==> flow/design.v <==
module binary2deg(
	input i_clk,
	input i_rst,
	input i_start,
	input[63:0] i_decimal,
	input[3:0] i_frccnt,
	output[13:0] o_deg,
	output o_finished
	);
enum {IDLE,D2B1,D2B2,SHIFT,B2D,END} state_w,state_r;
logic[13:0] deg_w,deg_r;
logic[21:0] devider_w,devider_r;
logic[34:0] tmp_w,tmp_r;
logic[63:0] decimal_w,decimal_r;
logic[21:0] binary_w,binary_r;
logic[3:0] cnt_w,cnt_r;
logic[3:0] frccnt_w,frccnt_r;
logic finished;
assign o_finished = finished;
assign o_deg = deg_r;
always@(*) begin
	deg_w = deg_r;
	devider_w = devider_r;
	tmp_w = tmp_r;
	decimal_w = decimal_r;
	binary_w = binary_r;
	cnt_w = cnt_r;
	frccnt_w = frccnt_r;
	state_w = state_r;
	finished = 0;
	case(state_r)
		IDLE: begin
			if(i_start) begin
				state_w = D2B1;
				decimal_w = i_decimal;
				frccnt_w = i_frccnt;
				tmp_w = 0;
			end
			else begin
				state_w = state_r;
				decimal_w = 0;
			end
			binary_w = 0;
			devider_w = 22'b101101000000000000000;
			finished = 0;
		end
		D2B1: begin
			if(decimal_r[3:0] < 10) begin
				tmp_w = (tmp_r >> 4)+(tmp_r >> 5)+(tmp_r >> 8)+(tmp_r >> 9)+(tmp_r >> 12)+(tmp_r >> 13)+{18'd0,decimal_r[3:0],13'd0};
				state_w = state_r;
			end
			else begin
				tmp_w = tmp_r;
				state_w = D2B2;
			end
			decimal_w = decimal_r >> 4;
		end
		D2B2: begin
			if(cnt_r == (frccnt_r - 1)) begin
				state_w = SHIFT;
				cnt_w = 0;
			end
			else begin
				state_w = state_r;
				cnt_w = cnt_r + 1;
			end
			tmp_w = (tmp_r >> 4)+(tmp_r >> 5)+(tmp_r >> 8)+(tmp_r >> 9)+(tmp_r >> 12)+(tmp_r >> 13)+{18'd0,decimal_r[3:0],13'd0};
			decimal_w = decimal_r >> 4;
		end
		SHIFT: begin
			tmp_w = (tmp_r << 3) + (tmp_r << 1);
			if(cnt_r == (frccnt_r - 2)) begin
				state_w = B2D;
				binary_w = tmp_w[21:0];
				cnt_w = 0;
			end
			else begin
				state_w = state_r;
				cnt_w = cnt_r + 1;
			end
		end
		B2D: begin
			if(cnt_r == 13) begin
				state_w = END;
				cnt_w = 0;
			end
			else begin
				state_w = state_r;
				cnt_w = cnt_r + 1;
			end
			if(binary_r < devider_r) begin
				deg_w = {deg_r[12:0],1'b0};
				binary_w = binary_r;
			end
			else begin
				deg_w = {deg_r[12:0],1'b1};
				binary_w = binary_r - devider_r;
			end
			devider_w = devider_r >> 1;
			finished = 0;
		end
		END: begin
			finished = 1;
			state_w = IDLE;
		end
	endcase
end
always@(posedge i_clk or negedge i_rst) begin
	if(!i_rst) begin
		devider_r <= 22'b0101101000000000000000;
		binary_r <= 0;
		deg_r <= 0;
		cnt_r <= 0;
		state_r <= IDLE;
		decimal_r <= 64'd0;
		tmp_r <= 35'd0;
		frccnt_r <= 0;
	end
	else begin
		devider_r <= devider_w;
		binary_r <= binary_w;
		deg_r <= deg_w;
		cnt_r <= cnt_w;
		state_r <= state_w;
		decimal_r <= decimal_w;
		tmp_r <= tmp_w;
		frccnt_r <= frccnt_w;
	end
end
endmodule
module synchro(
	input i_clk,
	input i_rst,
	input i_write,
	input[7:0] i_char,
	output o_full,
	output o_check,
	output[14 - 1:0] o_deg
	);
integer i;
enum {IDLE,IDT,DATA,DEG,CHECK} state_w,state_r;
logic[7:0] cnt_w,cnt_r;
logic[7:0] char_w[7:0],char_r[7:0];
logic[2:0] r_w,r_r,w_w,w_r;
logic[7:0] char;
logic[7:0] check_w,check_r;
logic[7:0] checksum_w,checksum_r,tmp;
logic check;
logic[23:0] SI_w,SI_r;
logic[3:0] pos;
enum {INT,FRC} dstate_w,dstate_r;
logic[63:0] decimal_w,decimal_r;
logic[13:0] deg,deg_w,deg_r;
logic[3:0] frccnt_w,frccnt_r;
logic finished;
binary2deg xbinary2deg(.i_clk(i_clk),.i_rst(i_rst),.i_start(check && (pos == 1)),.i_decimal(decimal_r),.i_frccnt(frccnt_r),.o_deg(deg),.o_finished(finished));
assign o_full = ((w_r + 1) == r_r)? 1 : 0;
assign o_check = check;
assign o_deg = deg_r;
always@(*) begin
	for(i = 0; i < 8; i = i + 1) begin
		char_w[i] = char_r[i];
	end
	if(i_write) begin
		w_w = w_r + 1;
		char_w[w_r] = i_char;
	end
	else begin
		w_w = w_r;
	end
	if(w_r != r_r) begin
		char = char_r[r_r];
		r_w = r_r + 1;
	end
	else begin
		char = 0;
		r_w = r_r;
	end
end
always@(*) begin
	pos = 0;
	case(SI_r)
		{"H","D","G"} : begin
			pos = 1;
		end
		{"H","D","T"} : begin
			pos = 1;
		end
	endcase
end
always@(*) begin
	if(finished)
		deg_w = deg;
	else
		deg_w = deg_r;
end
always@(*) begin
	check = 0;
	checksum_w = checksum_r;
	SI_w = SI_r;
	decimal_w = decimal_r;
	tmp = 0;
	frccnt_w = frccnt_r;
	state_w = state_r;
	dstate_w = dstate_r;
	cnt_w = cnt_r;
	check_w = check_r;
	if(w_r != r_r) begin
		case(state_r)
			IDLE: begin
				check_w = 0;
				decimal_w = 0;
				frccnt_w = 0;
				dstate_w = INT;
				if(char == "$") begin
					state_w = IDT;
				end
				else begin
					state_w = state_r;
				end
				cnt_w = 0;
			end
			IDT: begin
				if(cnt_r == 4) begin
					state_w = DATA;
					cnt_w = 0;
					SI_w = (SI_r << 8) + {16'd0,char};
				end
				else if(cnt_r > 1) begin
					state_w = state_r;
					cnt_w = cnt_r + 1;
					SI_w = (SI_r << 8) + {16'd0,char};
				end
				else begin
					state_w = state_r;
					SI_w = SI_r;
					cnt_w = cnt_r + 1;
				end
				check_w = check_r ^ char;
			end
			DATA: begin
				if(char == "*") begin
					state_w = CHECK;
					cnt_w = 0;
					check_w = check_r;
				end
				else if(char == ",") begin
					cnt_w = cnt_r + 1;
					check_w = check_r ^ char;
					if(cnt_r == (pos - 1)) begin
						state_w = DEG;
					end
					else begin
						state_w = state_r;
					end
				end
				else begin
					state_w = state_r;
					cnt_w = cnt_r;
					check_w = check_r ^ char;
				end
			end
			DEG: begin
				tmp = char - "0";
				if(char == ".") begin
					dstate_w = FRC;
					state_w = state_r;
					cnt_w = cnt_r;
					frccnt_w = frccnt_r;
					decimal_w = (decimal_r << 4) + {60'd0,tmp[3:0]};
				end
				else if(char == ",") begin
					dstate_w = INT;
					state_w = DATA;
					cnt_w = cnt_r;
					frccnt_w = frccnt_r;
					decimal_w = decimal_r;
				end
				else begin
					state_w = state_r;
					dstate_w = dstate_r;
					cnt_w = cnt_r;
					decimal_w = (decimal_r << 4) + {60'd0,tmp[3:0]};
					if(dstate_r == FRC) begin
						frccnt_w = frccnt_r;
					end
					else begin
						frccnt_w = frccnt_r + 1;
					end
				end
				check_w = check_r ^ char;
			end
			CHECK: begin
				if(char == 8'hd) begin
					state_w = IDLE;
					cnt_w = 0;
					if(check_r == checksum_r) begin
						check = 1;
					end
					else begin
						check = 0;
					end
				end
				else begin
					if((char > "/") && (char < ":")) begin
						tmp = char - "0";
						checksum_w = cnt_r == 0 ? {tmp[3:0],4'd0} : {checksum_r[7:4],tmp[3:0]};
					end
					else if((char > "@") && (char < "G")) begin
						tmp = char - "A" + 8'd10;
						checksum_w = cnt_r == 0 ? {tmp[3:0],4'd0} : {checksum_r[7:4],tmp[3:0]};
					end
					else begin
						checksum_w = checksum_r;
					end
					cnt_w = cnt_r + 1;
				end
			end
		endcase
	end
	else begin
		state_w = state_r;
		cnt_w = cnt_r;
		checksum_w = checksum_r;
		check_w = check_r;
	end
end
always@(posedge i_clk or negedge i_rst) begin
	if(!i_rst) begin
		state_r <= IDLE;
		dstate_r <= INT;
		cnt_r <= 0;
		deg_r <= 0;
		checksum_r <= 0;
		check_r <= 0;
		SI_r <= 0;
		r_r <= 0;
		w_r <= 0;
		decimal_r <= 0;
		frccnt_r <= 0;
		for(i = 0; i < 8; i = i + 1) begin
			char_r[i] <= 0;
		end
	end
	else begin
		state_r <= state_w;
		dstate_r <= dstate_w;
		cnt_r <= cnt_w;
		deg_r <= deg_w;
		checksum_r <= checksum_w;
		check_r <= check_w;
		SI_r <= SI_w;
		r_r <= r_w;
		w_r <= w_w;
		decimal_r <= decimal_w;
		frccnt_r <= frccnt_w;
		for(i = 0; i < 8; i = i + 1) begin
			char_r[i] <= char_w[i];
		end
	end
end
endmodule
## Step by step through the tools: synchro

The steps from the RTL of synchro to its reports follow in flow order.
Line numbers count from 1 in the design file above.
Operators: Yosys type, input widths -> output width; for muxes data width and select width s.
Library cell names are shortened.
Not given: --

| set-up | value |
|---|---|
| design top | synchro |
| clock | i_clk |
| standard-cell library | sky130hd |
| timing corner | tt_025C_1v80 |

## Word-level counts

Yosys after proc, flatten, opt, wreduce and memory -nomap, before mapping. Print and check cells are not counted. Equal cells are merged and count once.

| cells by class | value |
|---|---|
| $add $sub $neg | 21 |
| order comparisons | 7 |
| equality and inequality tests | 59 |
| muxes and demuxes | 69 |
| bitwise operators | 10 |
| reduce/logical cells | 52 |

Operators by type and width:

| kind | number |
|---|---|
| $mux 32 | 15 |
| $pmux 64 s2 | 2 |
| $pmux 32 s6 | 1 |
| $mux 64 | 3 |
| $pmux 32 s5 | 1 |
| $mux 8 | 18 |
| $pmux 35 s4 | 1 |
| $eq 32x2->1 const B | 4 |
| $eq 32x1->1 const B | 3 |
| $eq 32x3->1 const B | 3 |
| $mux 35 | 2 |
| $pmux 22 s3 | 1 |
| $logic_not 32->1 | 2 |
| $eq 4x32->1 | 2 |
| $add 64x4->64 | 1 |
| $pmux 32 s2 | 1 |
| $pmux 8 s8 | 1 |
| $reduce_or 7->1 | 8 |
| $eq 24x23->1 const B | 2 |
| $mux 24 | 2 |
| $pmux 22 s2 | 1 |
| $mux 22 | 2 |
| $add 35x17->35 | 1 |
| $add 35x22->35 | 1 |
| $add 35x23->35 | 1 |
| $add 35x26->35 | 1 |
| $add 35x27->35 | 1 |
| $add 35x35->35 | 1 |

Other operator kinds: 56; their cells: 136.

| word-level totals | value |
|---|---|
| register bits after elaboration | 461 |
| input bits | 11 |
| output and inout bits | 16 |
| word-level cells | 246 |

## Longest topological paths

Depth = most cells in a row (Yosys ltp): at word level without a register or memory, in the mapped netlist without a sequential cell, where the memories' decode and read muxes count.

| depth | value |
|---|---|
| depth in word-level cells | 10 |
| ABC_AREA | 0 |
| mapped depth | 26 |
| depth with buffers taken out | 26 |

## Netlist

The flow's flattened synthesis, as Yosys stat reports it; memories are mapped. The netlist is that of the ABC_AREA named above (0 if unset); the other value can give another one.

Cells by type:

| cell | number | total area (µm²) |
|---|---|---|
| dfrtp_1 | 370 | 9,258.88 |
| ha_1 | 148 | 1.85E+03 |
| fa_1 | 78 | 1.56E+03 |
| mux2_2 | 121 | 1.36E+03 |
| nand2_1 | 324 | 1.22E+03 |
| o21ai_0 | 197 | 985.946 |
| a21oi_1 | 192 | 960.922 |
| inv_1 | 205 | 769.488 |
| xnor2_1 | 69 | 604.33 |
| nor2_1 | 137 | 514.243 |
| and3_1 | 79 | 494.224 |
| a21o_1 | 53 | 397.882 |
| clkbuf_1 | 87 | 326.563 |
| xor2_1 | 36 | 315.302 |
| nand3_1 | 61 | 305.293 |
| o31ai_1 | 34 | 255.245 |
| nor3_1 | 42 | 210.202 |
| a221oi_1 | 20 | 175.168 |

Not listed: further types 66, cells in them 397.

| mapped netlist | value |
|---|---|
| cell count | 2,650 |
| synthesis area | 24,661.2 µm² |
| sequential part of the area | 9,416.5 µm² |
| flip-flop cells | 376 |
| buffers | 122 |

The figures by module come from a second, unflattened synthesis with its own total; it is not the netlist above.

| second synthesis, totals | value |
|---|---|
| cells (unflattened synthesis) | 2,468 |
| area total of the unflattened synthesis | 24,424.7 µm² |

Each row is one instance without its submodules.

Modules:

| module | instances | cells | area (µm²) | sequential area (µm²) |
|---|---|---|---|---|
| binary2deg | 1 | 1,692 | 15,004.4 | 4,260.3 |
| synchro | 1 | 776 | 9,420.3 | 5,156.2 |

## Timing after synthesis

Source: OpenSTA report_checks on the synthesized netlist (no wires, ideal clock, input and output delay 20% of the period each), path of least setup slack; recovery checks are left aside. Register names are those of the netlist, which keeps one name where synthesis merged equal registers.

| path after synthesis | value |
|---|---|
| path type | flip-flop to flip-flop |
| start | reg xbinary2deg.tmp_r[5] |
| end | reg xbinary2deg.tmp_r[31] |
| clock period | 10.0 ns |
| library setup time | 0.137 ns |
| time at the first pin | 0.000 ns |
| data arrival time | 5.801 ns |
| data required time | 9.863 ns |
| path slack | 4.063 ns |
| delay of the path | 5.938 ns |
| driving pins on the path | 27 |
| buffers on the path | 0 |
| synthesis period reached | 5.937 ns |

"delay of the path" = arrival - input delay + setup time.
"driving pins on the path" counts driving pins, that of a launching flip-flop among them; a cell with two outputs on the path counts twice.
"synthesis period reached" is the clock period less the worst setup slack; recovery checks do not enter. This is arithmetic on one report: input and output delays are still those of the set period (20% each).
Between the ends stands the longest chain of elaborated cells between them, by number of cells; it is not shown to be the way that was timed. Of several equally long chains one is given.
Each line given opens the expression or statement behind the cell; cells for indexed reads and writes are added by Yosys, which also makes memories of some case tables.

| on the way, after synthesis | value |
|---|---|
| path through | dfrtp_1 -> ha_1 -> inv_1 -> fa_1 -> nand2b_1 -> a21oi_1 -> a21oi_1 -> o21ai_1 -> o31ai_1 -> o41ai_1 -> a21oi_1 -> xnor2_1 -> fa_1 -> inv_1 -> fa_1 -> fa_1 -> inv_1 -> ha_1 -> nand2_1 -> o21ai_0 -> o2111ai_1 -> or2_2 -> o211ai_1 -> a31oi_1 -> a2111oi_0 -> or3_1 -> o211ai_1 |
| cells in the longest elaborated chain | 8 |
| elaborated cells on any way between the ends | 9 |
| those cells by class | add/sub (7); mux (2) |

Ends and longest elaborated chain, after synthesis:

| item | line | source |
|---|---|---|
| start: declaration | 13 | `logic[34:0] tmp_w,tmp_r;` |
| start: assignment | 116 | `tmp_r <= 35'd0;` |
| start: assignment | 126 | `tmp_r <= tmp_w;` |
| $add 31x30->32 | 49 | `tmp_w = (tmp_r >> 4)+(tmp_r >> 5)+(tmp_r >> 8)+(tmp_r >> 9)+(tmp_r >> 12)+(tmp_r >> 13)+{18'd0,decimal_r[3:0], ...` |
| $add 35x27->35 | 49 |  |
| $add 35x26->35 | 49 |  |
| $add 35x23->35 | 49 |  |
| $add 35x22->35 | 49 |  |
| $add 35x17->35 | 49 |  |
| $mux 35 | 48 | `if(decimal_r[3:0] < 10) begin` |
| $pmux 35 s4 | 31 | `case(state_r)` |
| end: assignment | 116 |  |
| end: assignment | 126 |  |
| end: declaration | 13 |  |

## Worst path after layout

Path of least setup slack in the final report of run 1 (OpenROAD, finished layout, wires in). Where an end is a register, its clock arrival counts in the times.

| path after layout | value |
|---|---|
| path type | flip-flop to flip-flop |
| start | reg xbinary2deg.tmp_r[5] |
| end | reg xbinary2deg.tmp_r[31] |
| clock period | 12.2 ns |
| library setup time | 0.14 ns |
| time at the first pin | 0.58 ns |
| data arrival time | 7.83 ns |
| data required time | 12.66 ns |
| path slack | 4.83 ns |
| driving pins on the path | 27 |
| buffers on the path | 0 |

Between the ends stands the longest chain of elaborated cells between them, by number of cells; it is not shown to be the way that was timed. Of several equally long chains one is given.

| on the way, after layout | value |
|---|---|
| path through | dfrtp_1 -> ha_1 -> inv_1 -> fa_1 -> nand2b_1 -> a21oi_1 -> a21oi_1 -> o21ai_1 -> o31ai_1 -> o41ai_1 -> a21oi_1 -> xnor2_1 -> fa_1 -> inv_1 -> fa_1 -> fa_1 -> inv_1 -> ha_1 -> nand2_1 -> o21ai_0 -> o2111ai_1 -> or2_2 -> o211ai_1 -> a31oi_1 -> a2111oi_0 -> or3_1 -> o211ai_1 |
| cells in the longest elaborated chain | 8 |
| elaborated cells on any way between the ends | 9 |
| those cells by class | add/sub (7); mux (2) |

Ends and longest elaborated chain, after layout:

| item | line | source |
|---|---|---|
| start: declaration | 13 | `logic[34:0] tmp_w,tmp_r;` |
| start: assignment | 116 | `tmp_r <= 35'd0;` |
| start: assignment | 126 | `tmp_r <= tmp_w;` |
| $add 31x30->32 | 49 | `tmp_w = (tmp_r >> 4)+(tmp_r >> 5)+(tmp_r >> 8)+(tmp_r >> 9)+(tmp_r >> 12)+(tmp_r >> 13)+{18'd0,decimal_r[3:0], ...` |
| $add 35x27->35 | 49 |  |
| $add 35x26->35 | 49 |  |
| $add 35x23->35 | 49 |  |
| $add 35x22->35 | 49 |  |
| $add 35x17->35 | 49 |  |
| $mux 35 | 48 | `if(decimal_r[3:0] < 10) begin` |
| $pmux 35 s4 | 31 | `case(state_r)` |
| end: assignment | 116 |  |
| end: assignment | 126 |  |
| end: declaration | 13 |  |

Subject: synchro on sky130hd, stored results

Hello all,

Top module synchro; platform sky130hd; tools Yosys and OpenROAD; 2 stored runs in no particular order. Input and output delays are each 20% of the period that was set; the output load is 0.01 pF.
"period reached" means the clock period less the worst setup slack. The figure is calculated, with input and output delays left at 20% of the set period.
"worst setup path time": the worst setup path's part of the clock period (all of it between registers, 20% less for each end at a port) less its slack. A launch clock that arrives late makes it longer, a capture clock that arrives late makes it shorter.
"power consumption": no workload was simulated; the value follows from the tool's default switching activity.

## Run 1

==> flow/run.sh <==
#!/bin/bash
# the make line also repeats the synthesis and layout settings of config.mk as NAME=value (left out here)
make -C /OpenROAD-flow-scripts/flow DESIGN_CONFIG=/design/flow/config.mk WORK_HOME=/design/flow/orfs CLKGATE_MAP_FILE= finish
==> flow/config.mk <==
export PLATFORM = sky130hd
export DESIGN_NAME = synchro
export DESIGN_NICKNAME = synchro
export VERILOG_FILES = /design/flow/design.v
export SDC_FILE = /design/flow/constraint.sdc
export NUM_CORES = 4
export LEC_CHECK = 0
export ABC_AREA = 0
export CAP_MARGIN = 20
export CELL_PAD_IN_SITES_GLOBAL_PLACEMENT = 1
export CORE_ASPECT_RATIO = 0.63
export CORE_MARGIN = 9
export CORE_UTILIZATION = 32
export CTS_CLUSTER_SIZE = 68
export GPL_TIMING_DRIVEN = 1
export MIN_ROUTING_LAYER = met1
export SETUP_SLACK_MARGIN = 0.79
export SLEW_MARGIN = 30
export TNS_END_PERCENT = 5
==> flow/constraint.sdc <==
create_clock -name core_clock -period 12.2 [get_ports {i_clk}]
set_input_delay 2.4400 -clock core_clock [delete_from_list [all_inputs] [get_ports {i_clk}]]
set_output_delay 2.4400 -clock core_clock [all_outputs]
set_load 0.01 [all_outputs]

| result of run 1 | value |
|---|---|
| standard-cell area after routing | 27,385.0 µm² |
| die footprint | 87,651.4 µm² |
| worst hold slack in the final report | 0.460 ns |
| Yosys chip area after synthesis | 24,661.2 µm² |
| setup total negative slack | 0.000 ns |
| utilization after routing | 36.0% |
| power consumption | 3,671 uW |
| smallest setup slack | 4.827 ns |
| period reached | 7.373 ns |
| worst setup path time | 7.37 ns |
| kind of the worst setup path | flip-flop to flip-flop |

## Run 2

==> flow/run.sh <==
#!/bin/bash
# the make line also repeats the synthesis and layout settings of config.mk as NAME=value (left out here)
make -C /OpenROAD-flow-scripts/flow DESIGN_CONFIG=/design/flow/config.mk WORK_HOME=/design/flow/orfs CLKGATE_MAP_FILE= finish
==> flow/config.mk <==
export PLATFORM = sky130hd
export DESIGN_NAME = synchro
export DESIGN_NICKNAME = synchro
export VERILOG_FILES = /design/flow/design.v
export SDC_FILE = /design/flow/constraint.sdc
export NUM_CORES = 4
export LEC_CHECK = 0
export ABC_AREA = 1
export CAP_MARGIN = 15
export CELL_PAD_IN_SITES_DETAIL_PLACEMENT = 2
export CORE_MARGIN = 8
export CORE_UTILIZATION = 64
export CTS_CLUSTER_SIZE = 95
export HOLD_SLACK_MARGIN = -0.06
export PLACE_DENSITY_LB_ADDON = 0.22
export SLEW_MARGIN = 20
==> flow/constraint.sdc <==
create_clock -name core_clock -period 10.0 [get_ports {i_clk}]
set_input_delay 2.0000 -clock core_clock [delete_from_list [all_inputs] [get_ports {i_clk}]]
set_output_delay 2.0000 -clock core_clock [all_outputs]
set_load 0.01 [all_outputs]

Run 2: stopped before the end: placement reported DPL-0033

Thanks
